==> flow/design.v <==
module mapper #(
    parameter DIM4_WIDTH = 8,  
    parameter DIM3_WIDTH = 8, 
    parameter DIM2_WIDTH = 8,  
    parameter DIM1_WIDTH = 8,
    parameter IDX4_WIDTH = 8,  
    parameter IDX3_WIDTH = 8, 
    parameter IDX2_WIDTH = 8,  
    parameter IDX1_WIDTH = 8,
    parameter ROW_MAJOR = 1,   
    parameter ADDR_WIDTH = 32 
)( 
    input  logic                        clk,            
    input  logic                        rst,            
    input  logic [DIM4_WIDTH - 1:0]     dim4, 
    input  logic [DIM3_WIDTH - 1:0]     dim3, 
    input  logic [DIM2_WIDTH - 1:0]     dim2,
    input  logic [DIM1_WIDTH - 1:0]     dim1,
    input  logic [IDX4_WIDTH - 1:0]     idx4,
    input  logic [IDX3_WIDTH - 1:0]     idx3, 
    input  logic [IDX2_WIDTH - 1:0]     idx2,
    input  logic [IDX1_WIDTH - 1:0]     idx1,
    input  logic [ADDR_WIDTH - 1:0]     base_addr,
    output logic [ADDR_WIDTH - 1:0]     addr
);
    logic [ADDR_WIDTH - 1:0] mult1_result, mult2_result, mult3_result;
    logic [ADDR_WIDTH - 1:0] dim3_dim2_dim1, dim2_dim1;
    logic [ADDR_WIDTH - 1:0] addr_temp;
    generate
        if (ROW_MAJOR) begin : row_major_block
            always_ff @(posedge clk or posedge rst) begin
                if (rst) begin
                    dim2_dim1 <= '0;
                    dim3_dim2_dim1 <= '0;
                end else begin
                    dim2_dim1 <= dim2 * dim1;
                    dim3_dim2_dim1 <= dim3 * dim2 * dim1;
                end
            end
            always_ff @(posedge clk or posedge rst) begin
                if (rst) begin
                    mult1_result <= '0;
                    mult2_result <= '0;
                    mult3_result <= '0;
                end else begin
                    mult1_result <= idx4 * dim3_dim2_dim1;
                    mult2_result <= idx3 * dim2_dim1;
                    mult3_result <= idx2 * dim1;
                end
            end
            always_ff @(posedge clk or posedge rst) begin
                if (rst) begin
                    addr_temp <= '0;
                end else begin
                    addr_temp <= base_addr + mult1_result + mult2_result + mult3_result + idx1;
                end
            end
        end else begin : column_major_block
            always_ff @(posedge clk or posedge rst) begin
                if (rst) begin
                    dim2_dim1 <= '0;
                    dim3_dim2_dim1 <= '0;
                end else begin
                    dim2_dim1 <= dim2 * dim1;
                    dim3_dim2_dim1 <= dim3 * dim2 * dim1;
                end
            end
            always_ff @(posedge clk or posedge rst) begin
                if (rst) begin
                    mult1_result <= '0;
                    mult2_result <= '0;
                    mult3_result <= '0;
                end else begin
                    mult1_result <= idx4 * dim3_dim2_dim1;
                    mult2_result <= idx3 * dim2_dim1;
                    mult3_result <= idx1 * dim2;
                end
            end
            always_ff @(posedge clk or posedge rst) begin
                if (rst) begin
                    addr_temp <= '0;
                end else begin
                    addr_temp <= base_addr + mult1_result + mult2_result + mult3_result + idx2;
                end
            end
        end
    endgenerate
    assign addr = addr_temp;
endmodule
-- Reports on mapper
What the tools print for mapper, step after step.
Lines are those of the file above, counted from 1.
Operators: Yosys type, input widths -> output width; for muxes data width and select width s.
Library cell names are shortened.
Not given: --
- top module: mapper
- clock input: clk
- library: sky130hd
- corner: tt_025C_1v80

-- Word-level counts
Yosys after proc, flatten, opt, wreduce and memory -nomap, before mapping. Enables and synchronous resets that opt folds into registers are not counted as muxes. Memory bits, and registers merged into a memory's read port (data or address), are not among the register bits. Print and check cells are not counted. Equal cells are merged and count once.
- register bits after elaboration at 152
- bits in latches: 0
- noted RAM bits: 0
- memory bits (read-only) at 0
- word width x clocked read ports at 0
- noted memories: 0
- input port bits: 98
- noted output and inout bits: 32
- noted word-level cells: 16
- add/sub/neg operators: 4
- noted multipliers: 6
- noted div/mod/pow operators: 0
- order comparisons: 0
- equality and inequality tests: 0
- shift operators: 0
- muxes and demuxes: 0
- bitwise operators at 0
- reduce/logical cells: 0
- operators by type and width (operator ; number):
    $mul 8x8->16 ; 3
    $mul 8x24->32 ; 1
    $mul 16x8->24 ; 1
    $mul 8x16->24 ; 1
    $add 32x32->32 ; 2
    $add 32x16->32 ; 1
    $add 32x8->32 ; 1

-- Depth
Depth = most cells in a row (Yosys ltp): at word level without a register or memory, in the mapped netlist without a sequential cell, where the memories' decode and read muxes count.
- noted depth in word-level cells: 4
- ABC_AREA at 0
- noted depth in mapped cells: 33
- depth with buffers taken out at 32

-- Netlist
Source: synth_stat.txt of the flow (Yosys; design flattened, memories mapped). It holds for the ABC_AREA given above (unset counts as 0); a run with the other value may have another netlist.
- cells by type (cell type ; number ; total area (um^2)):
    fa_1 ; 455 ; 9.11E+03
    ha_1 ; 325 ; 4066.4
    dfrtp_1 ; 144 ; 3.6E+03
    and2_1 ; 345 ; 2158.32
    inv_1 ; 453 ; 1.7E+03
    nand2_1 ; 340 ; 1.28E+03
    xnor2_1 ; 98 ; 858.323
    a21oi_1 ; 104 ; 520.499
    a21o_1 ; 56 ; 420.403
    clkbuf_1 ; 79 ; 296.534
    xor2_1 ; 29 ; 253.994
    nor2_1 ; 64 ; 240.23
    nand3_1 ; 29 ; 145.139
    o21ai_1 ; 29 ; 145.139
    and3_1 ; 23 ; 143.888
    o21ai_0 ; 24 ; 120.115
    o21bai_1 ; 15 ; 112.608
    nor2b_1 ; 15 ; 93.84
Not listed: further types 43, cells in them 147.
- mapped cells at 2774
- noted chip area (Yosys): 26386.6 um^2
- noted area of sequential cells: 3603.5 um^2
- noted flip-flops: 144
- buffer cells: 80

-- Path before layout
Path of least setup slack by OpenSTA after synthesis, without wires, with an ideal clock, recovery checks aside; 20% of the period is set as input and as output delay. Where synthesis merged equal registers, the netlist keeps one of their names.
- kind: input port to flip-flop
- from: in dim2[2]
- to: reg dim3_dim2_dim1[23]
- period at 12.0 ns
- input delay at 2.400 ns
- library setup time at 0.125 ns
- time at the first pin: 2.400 ns
- noted arrival time: 9.795 ns
- data required time at 11.875 ns
- slack at 2.080 ns
- path delay: 7.520 ns
- noted stages: 31
- path buffers at 1
- synthesis period reached: 9.92 ns
"path delay" is the arrival time less input delay plus setup time.
"stages": output pins that drive a net of the path, with the launching flip-flop's if there is one; two outputs of one cell count as two.
"synthesis period reached" is the clock period less the worst setup slack; recovery checks do not enter. This is arithmetic on one report: input and output delays are still those of the set period (20% each).
Between the ends stands the longest chain of elaborated cells between them, by number of cells; it is not shown to be the way that was timed. Of several equally long chains one is given.
Each line given opens the expression or statement behind the cell; cells for indexed reads and writes are added by Yosys, which also makes memories of some case tables.
- path through: clkbuf_1 nand2_1 fa_1 fa_1 inv_1 fa_1 inv_1 fa_1 inv_1 ha_1 a2111o_1 a31o_1 a21oi_1 xnor2_1 nand2_1 fa_1 inv_1 fa_1 fa_1 inv_1 fa_1 inv_1 ha_1 a21o_1 a21o_1 nor3b_1 a21oi_1 a41oi_1 o21ba_1 o21bai_1 xnor2_1
- noted cells in the longest elaborated chain: 2
- elaborated cells on any way between the ends at 2
- source lines of those cells: 1
- those cells by class: 2 x mul
- ends and longest elaborated chain, post-synthesis (what ; RTL line ; RTL):
    from (decl) ; 17 ; input  logic [DIM2_WIDTH - 1:0]     dim2,
    $mul 8x8->16 ; 37 ; dim3_dim2_dim1 <= dim3 * dim2 * dim1;
    $mul 16x8->24 ; 37 ;
    to (assign) ; 34 ; dim3_dim2_dim1 <= '0;
    to (assign) ; 37 ;

-- Worst path after layout
Path of least setup slack in the final report of run 1 (OpenROAD, finished layout, wires in). Where an end is a register, its clock arrival counts in the times.
- kind: input port to flip-flop
- from: in dim2[3]
- to: reg dim3_dim2_dim1[23]
- period at 12.0 ns
- input delay at 2.40 ns
- library setup time at 0.12 ns
- time at the first pin: 2.40 ns
- noted arrival time: 11.21 ns
- data required time at 12.34 ns
- slack at 1.13 ns
- noted stages: 31
- path buffers at 1
Between the ends stands the longest chain of elaborated cells between them, by number of cells; it is not shown to be the way that was timed. Of several equally long chains one is given.
- path through: clkdlybuf4s50_1 and2_1 fa_1 fa_1 inv_1 fa_1 fa_1 inv_1 ha_1 a21oi_1 o21bai_1 a21oi_1 o21ai_1 xor2_1 nand2_1 fa_1 inv_1 fa_1 fa_1 inv_1 fa_1 inv_1 ha_1 a21o_1 a21o_1 nor3b_1 a21oi_1 a41oi_1 o21ba_1 o21bai_1 xnor2_1
- noted cells in the longest elaborated chain: 2
- elaborated cells on any way between the ends at 2
- source lines of those cells: 1
- those cells by class: 2 x mul
- ends and longest elaborated chain, after layout (what ; RTL line ; RTL):
    from (decl) ; 17 ; input  logic [DIM2_WIDTH - 1:0]     dim2,
    $mul 8x8->16 ; 37 ; dim3_dim2_dim1 <= dim3 * dim2 * dim1;
    $mul 16x8->24 ; 37 ;
    to (assign) ; 34 ; dim3_dim2_dim1 <= '0;
    to (assign) ; 37 ;

--- measured runs ---
Measured results for mapper: 4 stored runs of the Yosys and OpenROAD flow on sky130hd. The settings differ; the order carries no meaning. The constraints put input and output delay at 20% of the set period each and load the outputs with 0.01 pF.
By "clock period reached" is meant the clock period of the run minus its worst setup slack. This is arithmetic on one report: input and output delays are still those of the set period (20% each).
"worst setup path time" = time allowed to the worst setup path (clock period - input delay - output delay, where it has them) - its slack; a late launch clock adds to it, a late capture clock takes from it.

Run 1

==> flow/run.sh <==
#!/bin/bash
# the make line also repeats the synthesis and layout settings of config.mk as NAME=value (left out here)
make -C /OpenROAD-flow-scripts/flow DESIGN_CONFIG=/design/flow/config.mk WORK_HOME=/design/flow/orfs CLKGATE_MAP_FILE= finish
==> flow/config.mk <==
export PLATFORM = sky130hd
export DESIGN_NAME = mapper
export DESIGN_NICKNAME = mapper
export VERILOG_FILES = /design/flow/design.v
export SDC_FILE = /design/flow/constraint.sdc
export NUM_CORES = 4
export LEC_CHECK = 0
export CAP_MARGIN = 20
export CORE_MARGIN = 2
export CORE_UTILIZATION = 40
export PLACE_DENSITY_LB_ADDON = 0.23
export SLEW_MARGIN = 20
export TNS_END_PERCENT = 50
==> flow/constraint.sdc <==
create_clock -name core_clock -period 12.0 [get_ports {clk}]
set_input_delay 2.4000 -clock core_clock [delete_from_list [all_inputs] [get_ports {clk}]]
set_output_delay 2.4000 -clock core_clock [all_outputs]
set_load 0.01 [all_outputs]

Measured in run 1:
- area of the synthesized netlist at 26386.6 um^2
- noted the worst hold slack in the final report: 0.496 ns
- setup slack of the worst path at 1.131 ns
- worst setup path time: 8.47 ns
- critical path kind: input port to flip-flop
- clock period reached at 10.869 ns
- utilization after routing: 44.4 %
- standard-cell area of the final layout at 29089.1 um^2
- full die area: 68037.5 um^2
- noted the total negative slack: 0.000 ns

Run 2

==> flow/run.sh <==
#!/bin/bash
# the make line also repeats the synthesis and layout settings of config.mk as NAME=value (left out here)
make -C /OpenROAD-flow-scripts/flow DESIGN_CONFIG=/design/flow/config.mk WORK_HOME=/design/flow/orfs CLKGATE_MAP_FILE= finish
==> flow/config.mk <==
export PLATFORM = sky130hd
export DESIGN_NAME = mapper
export DESIGN_NICKNAME = mapper
export VERILOG_FILES = /design/flow/design.v
export SDC_FILE = /design/flow/constraint.sdc
export NUM_CORES = 4
export LEC_CHECK = 0
export CAP_MARGIN = 40
export CORE_MARGIN = 2
export CORE_UTILIZATION = 50
export CTS_CLUSTER_SIZE = 75
export MAX_ROUTING_LAYER = met5
export PLACE_DENSITY_LB_ADDON = 0.08
export SLEW_MARGIN = 20
==> flow/constraint.sdc <==
create_clock -name core_clock -period 15.9 [get_ports {clk}]
set_input_delay 3.1800 -clock core_clock [delete_from_list [all_inputs] [get_ports {clk}]]
set_output_delay 3.1800 -clock core_clock [all_outputs]
set_load 0.01 [all_outputs]

Measured in run 2:
- area of the synthesized netlist at 26386.6 um^2
- noted the worst hold slack in the final report: 0.494 ns
- setup slack of the worst path at 4.084 ns
- worst setup path time: 8.64 ns
- critical path kind: input port to flip-flop
- clock period reached at 11.816 ns
- utilization after routing: 55.4 %
- standard-cell area of the final layout at 29005.3 um^2
- full die area: 54627.4 um^2
- noted the total negative slack: 0.000 ns

Run 3

==> flow/run.sh <==
#!/bin/bash
# the make line also repeats the synthesis and layout settings of config.mk as NAME=value (left out here)
make -C /OpenROAD-flow-scripts/flow DESIGN_CONFIG=/design/flow/config.mk WORK_HOME=/design/flow/orfs CLKGATE_MAP_FILE= finish
==> flow/config.mk <==
export PLATFORM = sky130hd
export DESIGN_NAME = mapper
export DESIGN_NICKNAME = mapper
export VERILOG_FILES = /design/flow/design.v
export SDC_FILE = /design/flow/constraint.sdc
export NUM_CORES = 4
export LEC_CHECK = 0
export CAP_MARGIN = 20
export CORE_MARGIN = 2
export CORE_UTILIZATION = 40
export SETUP_SLACK_MARGIN = 2.61
export SLEW_MARGIN = 20
==> flow/constraint.sdc <==
create_clock -name core_clock -period 11.2 [get_ports {clk}]
set_input_delay 2.2400 -clock core_clock [delete_from_list [all_inputs] [get_ports {clk}]]
set_output_delay 2.2400 -clock core_clock [all_outputs]
set_load 0.01 [all_outputs]

Measured in run 3:
- area of the synthesized netlist at 26386.6 um^2
- noted the worst hold slack in the final report: 0.552 ns
- setup slack of the worst path at 1.933 ns
- worst setup path time: 7.03 ns
- critical path kind: input port to flip-flop
- clock period reached at 9.267 ns
- utilization after routing: 46.1 %
- standard-cell area of the final layout at 30227.7 um^2
- full die area: 68037.5 um^2
- noted the total negative slack: 0.000 ns

Run 4

==> flow/run.sh <==
#!/bin/bash
# the make line also repeats the synthesis and layout settings of config.mk as NAME=value (left out here)
make -C /OpenROAD-flow-scripts/flow DESIGN_CONFIG=/design/flow/config.mk WORK_HOME=/design/flow/orfs CLKGATE_MAP_FILE= finish
==> flow/config.mk <==
export PLATFORM = sky130hd
export DESIGN_NAME = mapper
export DESIGN_NICKNAME = mapper
export VERILOG_FILES = /design/flow/design.v
export SDC_FILE = /design/flow/constraint.sdc
export NUM_CORES = 4
export LEC_CHECK = 0
export CAP_MARGIN = 20
export CELL_PAD_IN_SITES_DETAIL_PLACEMENT = 1
export CELL_PAD_IN_SITES_GLOBAL_PLACEMENT = 1
export CORE_MARGIN = 4
export CORE_UTILIZATION = 31
export GPL_TIMING_DRIVEN = 0
export MAX_ROUTING_LAYER = met4
export PLACE_DENSITY_LB_ADDON = 0.02
export SLEW_MARGIN = 20
==> flow/constraint.sdc <==
create_clock -name core_clock -period 12.0 [get_ports {clk}]
set_input_delay 2.4000 -clock core_clock [delete_from_list [all_inputs] [get_ports {clk}]]
set_output_delay 2.4000 -clock core_clock [all_outputs]
set_load 0.01 [all_outputs]

Measured in run 4:
- area of the synthesized netlist at 26386.6 um^2
- noted the worst hold slack in the final report: 0.525 ns
- setup slack of the worst path at 0.680 ns
- worst setup path time: 8.92 ns
- critical path kind: input port to flip-flop
- clock period reached at 11.320 ns
- utilization after routing: 35.4 %
- standard-cell area of the final layout at 29721.0 um^2
- full die area: 89850.1 um^2
- noted the total negative slack: 0.000 ns
--- end ---
